==> flow/design.v <==
`timescale 1ns / 1ps
module display7(clk, seg_number, an_number, seg, an, btnU
    );
    input clk, btnU;
    output reg [7:0] seg;
    output reg [3:0] an;
    input wire [3:0] seg_number;
    input wire [1:0] an_number;
    always @ (*)
    begin 
        case(seg_number)
            4'h0: seg = 8'b11000000;
            4'h1: seg = 8'b11111001;
            4'h2: seg = 8'b10100100;
            4'h3: seg = 8'b10110000;
            4'h4: seg = 8'b10011001;
            4'h5: seg = 8'b10010010;
            4'h6: seg = 8'b10000010;
            4'h7: seg = 8'b11111000;
            4'h8: seg = 8'b10000000;
            4'h9: seg = 8'b10010000;
            default: seg = 8'b00000000;
        endcase
        case(an_number)
            2'b00: an = 4'b0111;
            2'b01:
            begin
            an = 4'b1011;
            seg[7] = 0;
            end
            2'b10: an = 4'b1101;
            2'b11: an = 4'b1110;
            default: an = 4'b0000;
        endcase
     end 
endmodule
`timescale 1ns / 1ps
module notes(clk, rst, speaker, signal
    );
    input clk;
    input rst;
    input [1:0] signal;
    output reg speaker;
    reg [3:0] seg_number;
    reg [1:0] an_number;
    reg [7:0] counter;
    always @(posedge clk)
    begin
        if (rst)
        begin
            counter <= 0;
            speaker <= 0;
        end
        else if (signal == 2'b00)
        begin
            counter <= 0;
            speaker <= 0;
        end  
        else if (signal == 2'b01)
        begin
            if(counter==55) counter <= 0; else counter <= counter+1;
            speaker <= counter[5];
        end
        else  
        begin
            if(counter==221) counter <= 0; else counter <= counter+1;
            speaker <= counter[7];
        end
    end
endmodule
`timescale 1ns / 1ps
module randomNumber #(parameter BITS = 5)(
    input clk,
    input rst,
    output reg [4:0] data
    );
   reg [4:0] data_next;
   always @* begin
    data_next[4] = data[4]^data[1];
    data_next[3] = data[3]^data[0];
    data_next[2] = data[2]^data_next[4];
    data_next[1] = data[1]^data_next[3];
    data_next[0] = data[0]^data_next[2];
   end
   always @(posedge clk) begin
    if(rst)
        data <= 5'h1f;
    else
        data <= data_next;
   end
endmodule
`timescale 1ns / 1ps
module clock_1hz(clk, rst, clk_1hz
    );
    input clk;
    input rst;
    output clk_1hz;
    reg clk_1hz;
    reg [12:0] counter;
    always @ (posedge clk)
        if (rst)
            begin
                counter <= 0;
                clk_1hz <= 0;
            end
        else if (counter == 13'd4999)
            begin
                counter <= 0;
                clk_1hz <= 1;
            end
        else
            begin
                clk_1hz <= 0;
                counter <= counter + 1;
            end    
endmodule
`timescale 1ns / 1ps
module clock_500hz(clk, rst, clk_500hz
    );
    input clk;
    input rst;
    output clk_500hz;
    reg clk_500hz;
    reg [3:0] counter;
    always @ (posedge clk)
        begin
            if (rst)
            begin
                counter <= 0;
                clk_500hz <= 0;
            end
            else if (counter == 4'd9)
            begin
                counter <= 0;
                clk_500hz <= 1;
            end
            else
            begin
                clk_500hz <= 0;
                counter <= counter + 1;
            end    
        end
endmodule
`timescale 1ns / 1ps
module bopit(clk, rst, btnR, btnD, btnL, btnU, btnS, sw, seg, an, led, speaker 
    );
    input clk;
    input rst;
    input btnR, btnS, btnD, btnU, btnL;
    input [7:0] sw;
    output reg [7:0] led;
    output [7:0] seg;
    output [3:0] an;
    reg [3:0] seg_number;
    reg [1:0] an_number;
    wire clk_1hz;  
    wire clk_500hz;  
    wire [4:0] randomBop;  
    output wire speaker;
    reg [1:0] signal;  
    reg [7:0] ledCode;
    reg [3:0] bopCode; 
    reg [3:0] ones_seconds;
    reg [3:0] tens_seconds;
    reg [3:0] ones_score;
    reg [3:0] tens_score;
    integer an_toggle;
    integer an_index;
    integer gameOn;
    integer command_type;
    integer command_number;
    integer roundWon;
    integer roundDelay;
    integer fail_count;
    notes bop_notes(
        .clk(clk),
        .rst(rst),
        .signal(signal),
        .speaker(speaker)
    );
    randomNumber randomNum (
        .clk(clk),
        .rst(rst),
        .data(randomBop)
    );
    clock_1hz clock_1 (
		.clk(clk), 
		.rst(rst),
		.clk_1hz(clk_1hz)
	);
    clock_500hz clock_500 (
        .clk(clk),
        .rst(rst),
        .clk_500hz(clk_500hz)
    );
    display7 segmentDisplay (
            .clk(clk), 
            .seg_number(seg_number), 
            .an_number(an_number), 
            .seg(seg), 
            .an(an), 
            .btnU(btnU) 
    );
    always @ (posedge clk)
    if (rst)
    begin
        ones_seconds <= 0;
        tens_seconds <= 0;
        command_type <= 10;
        command_number <= 8;
        an_toggle <= 0;
        an_index <= 0;
        ones_score <= 0;
        tens_score <= 0;
        bopCode <= 0;
        ledCode <= 0;
        gameOn <= 1;
        roundWon <= 0;
        roundDelay <= 0;
        signal <= 0;
        fail_count <= 0;
        seg_number <= 0;
        an_number <= 0;
        led <= 0;
    end
    else
    begin
        if (btnS)
        begin
            roundWon <= 0;
            roundDelay <= 0;
            gameOn <= 1;
            ones_score <= 0;
            tens_score <= 0;
            ones_seconds <= 0;
            tens_seconds <= 0;
            bopCode <= randomBop % 12;
            fail_count <= 0;
        end
        if (!roundWon)
        begin
        case(bopCode)
            0:
            begin  
                if (sw[0])
                begin
                    roundWon <= 1;
                end
                else if(sw[7:0] || btnU || btnL || btnD || btnR)
                begin
                    gameOn <= 0;
                end
            end
            1:
            begin  
                if (sw[1])
                begin
                    roundWon <= 1;
                end
                else if(sw[7:0] || btnU || btnL || btnD || btnR)
                begin
                    gameOn <= 0;
                end
            end
            2:
            begin  
                if (sw[2])
                begin
                    roundWon <= 1;
                end
                else if(sw[7:0] || btnU || btnL || btnD || btnR)
                begin
                    gameOn <= 0;
                end
            end
            3:
            begin  
                if (sw[3])
                begin
                    roundWon <= 1;
                end
                else if(sw[7:0] || btnU || btnL || btnD || btnR)
                begin
                    gameOn <= 0;
                end
            end
            4:
            begin  
                if (sw[4])
                begin
                    roundWon <= 1;
                end
                else if(sw[7:0] || btnU || btnL || btnD || btnR)
                begin
                    gameOn <= 0;
                end
            end
            5:
            begin  
                if (sw[5])
                begin
                    roundWon <= 1;
                end
                else if(sw[7:0] || btnU || btnL || btnD || btnR)
                begin
                    gameOn <= 0;
                end
            end
            6:
            begin  
                if (sw[6])
                begin
                    roundWon <= 1;
                end
                else if(sw[7:0] || btnU || btnL || btnD || btnR)
                begin
                    gameOn <= 0;
                end
            end
            7:
            begin  
                if (sw[7])
                begin
                    roundWon <= 1;
                end
                else if(sw[7:0] || btnU || btnL || btnD || btnR)
                begin
                    gameOn <= 0;
                end
            end
            8:
            begin  
                if (btnU)
                begin
                    roundWon <= 1;
                end
                else if(sw[7:0] || btnU || btnL || btnD || btnR)
                begin
                    gameOn <= 0;
                end
            end
            9:
            begin  
                if (btnR)
                begin
                    roundWon <= 1;
                end
                else if(sw[7:0] || btnU || btnL || btnD || btnR)
                begin
                    gameOn <= 0;
                end
            end
            10:
            begin  
                if (btnD)
                begin
                    roundWon <= 1;
                end
                else if(sw[7:0] || btnU || btnL || btnD || btnR)
                begin
                    gameOn <= 0;
                end
            end
            11:
            begin  
                if (btnL)
                begin
                    roundWon <= 1;
                end
                else if(sw[7:0] || btnU || btnL || btnD || btnR)
                begin
                    gameOn <= 0;
                end
            end
        endcase
        end
        if (clk_1hz && gameOn)
        begin
            if (roundWon)
            begin
                if (roundDelay == 0)
                    signal <= 1;
                if (roundDelay == 1)
                    signal <= 0;
                if (roundDelay == 3)
                begin
                    roundWon <= 0;
                    roundDelay <= 0;
                    bopCode <= randomBop % 12;
                    if (ones_score == 4'b1001)
                    begin
                       ones_score <= 0; 
                       tens_score <= tens_score + 1;
                    end
                    else
                    begin
                       ones_score <= ones_score + 1;
                    end
                end
                else
                begin
                    roundDelay <= roundDelay + 1;
                end
                   ones_seconds <= 0;
                   tens_seconds <= 0;
            end
            else
            begin 
                ones_seconds <= ones_seconds + 1;
                if (ones_seconds == 4'b1001)
                begin
                    ones_seconds <= 0; 
                    tens_seconds <= tens_seconds + 1;
                end
            end
        end
        if (tens_seconds == 4'b0001)
        begin
            ones_seconds <= 0;
            tens_seconds <= 0;
            gameOn <= 0;
        end
        if (clk_500hz && gameOn)  
        begin
            an_index <= an_toggle % 4;
            case(an_index)
                0:
                begin
                    if (bopCode > 4'b0111)  
                    begin
                        seg_number <= 4'b1000;
                        ledCode <= 8'b00000000;
                        led [7:0] <= ledCode [7:0];
                    end
                    else  
                    begin
                        seg_number <= 4'b0101;
                        ledCode <= 8'b00000001 << (bopCode % 8);
                        led [7:0] <= ledCode [7:0];
                    end
                    an_number <= an_index;
                end
                1:
                begin
                    seg_number <= bopCode % 8; 
                    an_number <= an_index;
                end
                2:
                begin
                    seg_number <= tens_seconds;
                    an_number <= an_index;
                end
                3:
                begin
                    seg_number <= ones_seconds;
                    an_number <= an_index;                  
                end
                default:
                begin
                    seg_number <= 0;
                    an_number <= 0;
                end
            endcase
            an_toggle <= an_toggle + 1;
        end
        else if (clk_500hz && !gameOn)
        begin
            if (fail_count != 500)
            begin
                signal <= 2;
                fail_count <= fail_count + 1;
            end
            if (fail_count == 500)
                signal <= 0;
            an_index <= an_toggle % 4;
            case(an_index)
                0:
                begin
                    seg_number <= 0;
                    an_number <= an_index;
                end
                1:
                begin
                    seg_number <= 0;
                    an_number <= an_index;
                end
                2:
                begin
                    seg_number <= tens_score;
                    an_number <= an_index;
                end
                3:
                begin
                    seg_number <= ones_score;
                    an_number <= an_index;                  
                end
                default:
                begin
                    seg_number <= 0;
                    an_number <= 0;
                end
            endcase
            an_toggle <= an_toggle + 1;
        end
    end
endmodule
Hand-over note for bopit

-- Tool chain data of bopit
Each step is given for the RTL above and for the edited RTL.
"unedited" refers to lines of the RTL above, "edited" to lines of the edited file.
"change": "edited" minus "unedited" as printed here.
Operators: Yosys type, input widths -> output width; for muxes data width and select width s.
A cell with -- has no value.
- design top: bopit
- clock: clk
- library: sky130hd
- corner: tt_025C_1v80

-- Diff
Unified diff, file above to edited file.
A script made this edit. It was not meant as an optimisation and need not keep what the design does.
begin of diff
@@ -163,5 +163,5 @@
     reg [3:0] ones_seconds;
     reg [3:0] tens_seconds;
-    reg [3:0] ones_score;
+    reg [2:0] ones_score;
     reg [3:0] tens_score;
     integer an_toggle;
end of diff

-- Word-level counts
Counts by Yosys on the flattened word-level netlist (proc, flatten, opt, wreduce; memories kept). Print and check cells are left out. Cells with the same type and inputs are merged into one.
Yosys's memory passes give these memory sizes; they may raise the number of words (mostly to a power of two), join words into wider ones and drop unused or constant bits.
- cells by class (what ; unedited ; edited ; change):
    shift-type cells ; 1 ; 1 ; 0
    bitwise logic cells ; 6 ; 6 ; 0
    order comparisons ; 1 ; 1 ; 0
    equality and inequality tests ; 29 ; 28 ; -1
    divide/modulo/power cells ; 1 ; 1 ; 0
    muxes and demuxes ; 96 ; 90 ; -6
    reductions and logical operators ; 25 ; 25 ; 0
    $add $sub $neg ; 10 ; 9 ; -1
- operators with widths (cell ; unedited ; edited ; change):
    $mux 4 ; 27 ; 17 ; -10
    $mux 3 ; 0 ; 5 ; +5
    $add 4x1->4 const B ; 5 ; 3 ; -2
    $eq 4x4->1 const B ; 7 ; 6 ; -1
    $pmux 4 s2 ; 1 ; 0 ; -1
    $add 3x1->3 const B ; 0 ; 1 ; +1
Unchanged operator kinds not shown: 41.
- storage and ports (what ; unedited ; edited ; change):
    register bits ; 269 ; 264 ; -5
    bits in read-only memories ; 128 ; 128 ; 0
    bits of input ports ; 15 ; 15 ; 0
    memory cells ; 1 ; 1 ; 0
    word width x clocked read ports ; 8 ; 8 ; 0
- memory list (what ; unedited ; edited):
    words x width with read and write ports ; 16 x 8 bit 1R0W ; 16 x 8 bit 1R0W

-- Logic depth
Depth = most cells in a row (Yosys ltp): at word level without a register or memory, in the mapped netlist without a sequential cell, where the memories' decode and read muxes count.
- depth (what ; unedited ; edited ; change):
    depth in word-level cells ; 9 ; 9 ; 0
    ABC_AREA ; 0 ; 0 ; --
    mapped depth ; 13 ; 12 ; -1
    gate-level depth less buffers ; 11 ; 11 ; 0

-- Mapped cells and area
The flow's flattened synthesis, as Yosys stat reports it; memories are mapped. The netlist is that of the ABC_AREA named above (0 if unset); the other value can give another one.
- cell types (type ; unedited ; edited ; change):
    sky130_fd_sc_hd__nand2_1 ; 161 ; 108 ; -53
    sky130_fd_sc_hd__a21oi_1 ; 81 ; 48 ; -33
    sky130_fd_sc_hd__nand2b_1 ; 3 ; 24 ; +21
    sky130_fd_sc_hd__nor4_1 ; 58 ; 42 ; -16
    sky130_fd_sc_hd__nor2_1 ; 121 ; 136 ; +15
    sky130_fd_sc_hd__mux2i_1 ; 13 ; 28 ; +15
    sky130_fd_sc_hd__o21ai_0 ; 41 ; 28 ; -13
    sky130_fd_sc_hd__nor3_1 ; 39 ; 30 ; -9
    sky130_fd_sc_hd__nand3b_1 ; 12 ; 21 ; +9
    sky130_fd_sc_hd__or2_2 ; 10 ; 2 ; -8
    sky130_fd_sc_hd__and2_1 ; 73 ; 66 ; -7
    sky130_fd_sc_hd__a31oi_1 ; 25 ; 32 ; +7
    sky130_fd_sc_hd__xnor2_1 ; 18 ; 25 ; +7
    sky130_fd_sc_hd__nand4_1 ; 41 ; 35 ; -6
    sky130_fd_sc_hd__buf_2 ; 15 ; 9 ; -6
    sky130_fd_sc_hd__dfxtp_1 ; 248 ; 243 ; -5
    sky130_fd_sc_hd__xor2_1 ; 42 ; 37 ; -5
    sky130_fd_sc_hd__and3_1 ; 19 ; 24 ; +5
Unchanged cell types not shown: 13.
The list need not be complete.
- mapped netlist (what ; unedited ; edited ; change):
    buffer cells ; 73 ; 66 ; -7
    mapped flip-flops ; 248 ; 243 ; -5
    cell area after synthesis (mm2) ; 0.011685 ; 0.0111207 ; -0.0005643
    mapped cells ; 1375 ; 1284 ; -91
The figures by module come from a second, unflattened synthesis with its own total; it is not the netlist above.
- unflattened totals (what ; unedited ; edited ; change):
    cells (unflattened synthesis) ; 1290 ; 1336 ; +46
    area (unflattened synthesis) (mm2) ; 0.0110131 ; 0.0110056 ; -0.0000075
Each row is one instance without its submodules.
- modules, unedited (module ; instances ; seq. area (mm2) ; cells ; area (mm2)):
    bopit ; 1 ; 0.004144 ; 1108 ; 0.009384
    clock_1hz ; 1 ; 0.0002803 ; 66 ; 0.0005893
    notes ; 1 ; 0.0001802 ; 49 ; 0.0004354
    display7 ; 1 ; 0 ; 30 ; 0.0002064
    clock_500hz ; 1 ; 0.0001001 ; 21 ; 0.0002052
    randomNumber ; 1 ; 0.0001001 ; 16 ; 0.0001927
- modules, edited (module ; instances ; seq. area (mm2) ; cells ; area (mm2)):
    bopit ; 1 ; 0.0040439 ; 1154 ; 0.0093765
    clock_1hz ; 1 ; 0.0002803 ; 66 ; 0.0005893
    notes ; 1 ; 0.0001802 ; 49 ; 0.0004354
    display7 ; 1 ; 0 ; 30 ; 0.0002064
    clock_500hz ; 1 ; 0.0001001 ; 21 ; 0.0002052
    randomNumber ; 1 ; 0.0001001 ; 16 ; 0.0001927

-- Worst setup path after synthesis
Path of least setup slack by OpenSTA after synthesis, without wires, with an ideal clock, recovery checks aside; 20% of the period is set as input and as output delay. Where synthesis merged equal registers, the netlist keeps one of their names.
- timing path post-synthesis (what ; unedited ; edited ; change):
    kind ; input-to-reg ; input-to-reg ; --
    start ; in sw[2] ; in rst ; --
    end ; reg gameOn[17] ; reg (no name shown) ; --
    delay of the path (ps) ; 1679 ; 1442 ; -237
    slack (ps) ; 6322 ; 6558 ; +236
    setup time (ps) ; 58 ; 91 ; +33
    stages on the path ; 7 ; 7 ; 0
    required time (ps) ; 9942 ; 9909 ; -33
    period (ps) ; 10000 ; 10000 ; 0
    arrival (ps) ; 3621 ; 3351 ; -270
    synthesis period reached (ps) ; 3678 ; 3442 ; -236
"delay of the path" = arrival - input delay + setup time.
"stages on the path": output pins that drive a net of the path, with the launching flip-flop's if there is one; two outputs of one cell count as two.
"synthesis period reached" = period - worst setup slack (recovery checks aside). The figure is calculated, with input and output delays left at 20% of the set period.
Between the ends stands the longest chain of elaborated cells between them, by number of cells; it is not shown to be the way that was timed. Of several equally long chains one is given.
Each line given opens the expression or statement behind the cell; cells for indexed reads and writes are added by Yosys, which also makes memories of some case tables.
A register here has more assigning lines than the two given.
On the way, post-synthesis, unedited:
- path through: sky130_fd_sc_hd__nor4_1 -> sky130_fd_sc_hd__a41oi_1 -> sky130_fd_sc_hd__nor3_1 -> sky130_fd_sc_hd__nor4_1 -> sky130_fd_sc_hd__a2111oi_1 -> sky130_fd_sc_hd__clkbuf_1 -> sky130_fd_sc_hd__and2_2
- length of the longest elaborated chain: 8
- noted elaborated cells on any way between the ends: 19
- classes of those cells: 15 x mux; 4 x reduce/logical
- RTL lines, path post-synthesis, unedited (what ; RTL line ; source):
    from (decl) ; 150 ; input [7:0] sw;
    $logic_or 8x1->1 ; 370 ; else if(sw[7:0] || btnU || btnL || btnD || btnR)
    $logic_or 1x1->1 (3 in a row) ; 370 ;
    $mux 32 ; 370 ;
    $mux 32 ; 366 ; if (btnL)
    $pmux 32 s12 ; 242 ; case(bopCode)
    $mux 32 ; 240 ; if (!roundWon)
    to (assign) ; 232 ; gameOn <= 1;
    to (assign) ; 251 ; gameOn <= 0;
    to (decl) ; 169 ; integer gameOn;
On the way, post-synthesis, edited:
- path through: sky130_fd_sc_hd__clkbuf_1 -> sky130_fd_sc_hd__o31ai_1 -> sky130_fd_sc_hd__inv_1 -> sky130_fd_sc_hd__ha_1 -> sky130_fd_sc_hd__nor3_1 -> sky130_fd_sc_hd__a21oi_1 -> sky130_fd_sc_hd__a311oi_1
- length of the longest elaborated chain: 1
- noted elaborated cells on any way between the ends: 1
- RTL lines with such cells: 0
- classes of those cells: 1 x mux
- RTL lines, path post-synthesis, edited (what ; RTL line ; source):
    from (decl) ; 148 ; input rst;
    $mux 4 ; -- ;

-- Path in the finished layout
From the final timing report of the runs of set A: the path of least setup slack in the routed layout; clock arrival at registers is part of the times.
The report prints the path's times to 10 ps; the period is as set.
- timing path post-layout (what ; unedited ; edited ; change):
    kind ; input-to-reg ; reg-to-output ; --
    start ; in rst ; reg an_number[1] ; --
    end ; reg gameOn[17] ; out seg[7] ; --
    slack (ps) ; 6140 ; 6200 ; +60
    arrival (ps) ; 4290 ; 1800 ; -2490
    setup time (ps) ; 100 ; -- ; --
    period (ps) ; 10000 ; 10000 ; 0
    stages on the path ; 6 ; 4 ; -2
    required time (ps) ; 10430 ; 8000 ; -2430
Between the ends stands the longest chain of elaborated cells between them, by number of cells; it is not shown to be the way that was timed. Of several equally long chains one is given.
A register here has more assigning lines than the two given.
On the way, post-layout, unedited:
- path through: sky130_fd_sc_hd__buf_4 -> sky130_fd_sc_hd__buf_4 -> sky130_fd_sc_hd__buf_4 -> sky130_fd_sc_hd__a2111oi_2 -> sky130_fd_sc_hd__buf_4 -> sky130_fd_sc_hd__and2_2
- length of the longest elaborated chain: 1
- noted elaborated cells on any way between the ends: 1
- RTL lines with such cells: 0
- classes of those cells: 1 x reduce/logical
- RTL lines, path post-layout, unedited (what ; RTL line ; source):
    from (decl) ; 148 ; input rst;
    $reduce_or 2->1 ; -- ;
    to (assign) ; 217 ; gameOn <= 1;
    to (assign) ; 232 ; gameOn <= 1;
    to (decl) ; 169 ; integer gameOn;
On the way, post-layout, edited:
- path through: sky130_fd_sc_hd__dfxtp_1 -> sky130_fd_sc_hd__nand2b_1 -> sky130_fd_sc_hd__and2_1 -> sky130_fd_sc_hd__clkdlybuf4s50_1
- length of the longest elaborated chain: 3
- noted elaborated cells on any way between the ends: 6
- RTL lines with such cells: 1
- classes of those cells: 3 x eq/ne; 1 x mux; 2 x reduce/logical
- RTL lines, path post-layout, edited (what ; RTL line ; source):
    from (decl) ; 155 ; reg [1:0] an_number;
    from (assign) ; 441 ; an_number <= an_index;
    from (assign) ; 446 ; an_number <= an_index;
    $logic_not 2->1 ; 24 ; case(an_number)
    $reduce_or 3->1 ; -- ;
    $pmux 1 s2 ; 24 ;
    to (decl) ; 152 ; output [7:0] seg;

-- Flow runs
Both versions went through the flow (Yosys, OpenROAD) with the same settings in each pair. Constraints: input delay and output delay 20% of the set period each, output load 0.01 pF.
Settings, set A:
- CORE_UTILIZATION: 40
- period_ns: 10.0
- noted CAP_MARGIN: 20
- CORE_MARGIN at 2
- SLEW_MARGIN: 20
- final reports, set A (what ; unedited ; edited ; change):
    achieved clock period (ps) ; 3863 ; 3799 ; -64
    post-route setup TNS (ps) ; 0 ; 0 ; 0
    total power of the final layout (W) ; 0.002224 ; 0.00233 ; +0.000106
    utilization after layout (%) ; 45.9 ; 46.4 ; +0.5
    worst hold slack (ps) ; 448 ; 450 ; +2
    chip area after synthesis (Yosys) (mm2) ; 0.011685 ; 0.0111207 ; -0.0005643
    standard-cell area of the final layout (mm2) ; 0.0131764 ; 0.0127773 ; -0.0003991
    die size (mm2) ; 0.0305953 ; 0.0291521 ; -0.0014432
    worst setup slack after layout (ps) ; 6137 ; 6201 ; +64
Settings, set B:
- noted CAP_MARGIN: 15
- CORE_MARGIN at 2
- CORE_UTILIZATION: 59
- GPL_ROUTABILITY_DRIVEN at 0
- PLACE_DENSITY_LB_ADDON: 0.24
- SETUP_SLACK_MARGIN: 0.72
- period_ns: 2.67
- SLEW_MARGIN: 20
- final reports, set B (what ; unedited ; edited ; change):
    achieved clock period (ps) ; 2784 ; 2931 ; +147
    post-route setup TNS (ps) ; -506 ; -457 ; +49
    total power of the final layout (W) ; 0.008966 ; 0.009522 ; +0.000556
    utilization after layout (%) ; 78.3 ; 84.3 ; +6.0
    worst hold slack (ps) ; 450 ; 332 ; -118
    chip area after synthesis (Yosys) (mm2) ; 0.011685 ; 0.0111207 ; -0.0005643
    standard-cell area of the final layout (mm2) ; 0.0152346 ; 0.015665 ; +0.0004304
    die size (mm2) ; 0.0209468 ; 0.0199629 ; -0.0009839
    worst setup slack after layout (ps) ; -114 ; -261 ; -147
"achieved clock period" means the clock period less the worst setup slack. The figure is calculated, with input and output delays left at 20% of the set period.
By "total power of the final layout" is meant OpenSTA's value without simulated activity: inputs other than the clock are taken to toggle once in ten clock periods, and the tool carries that through the logic.

End of note.
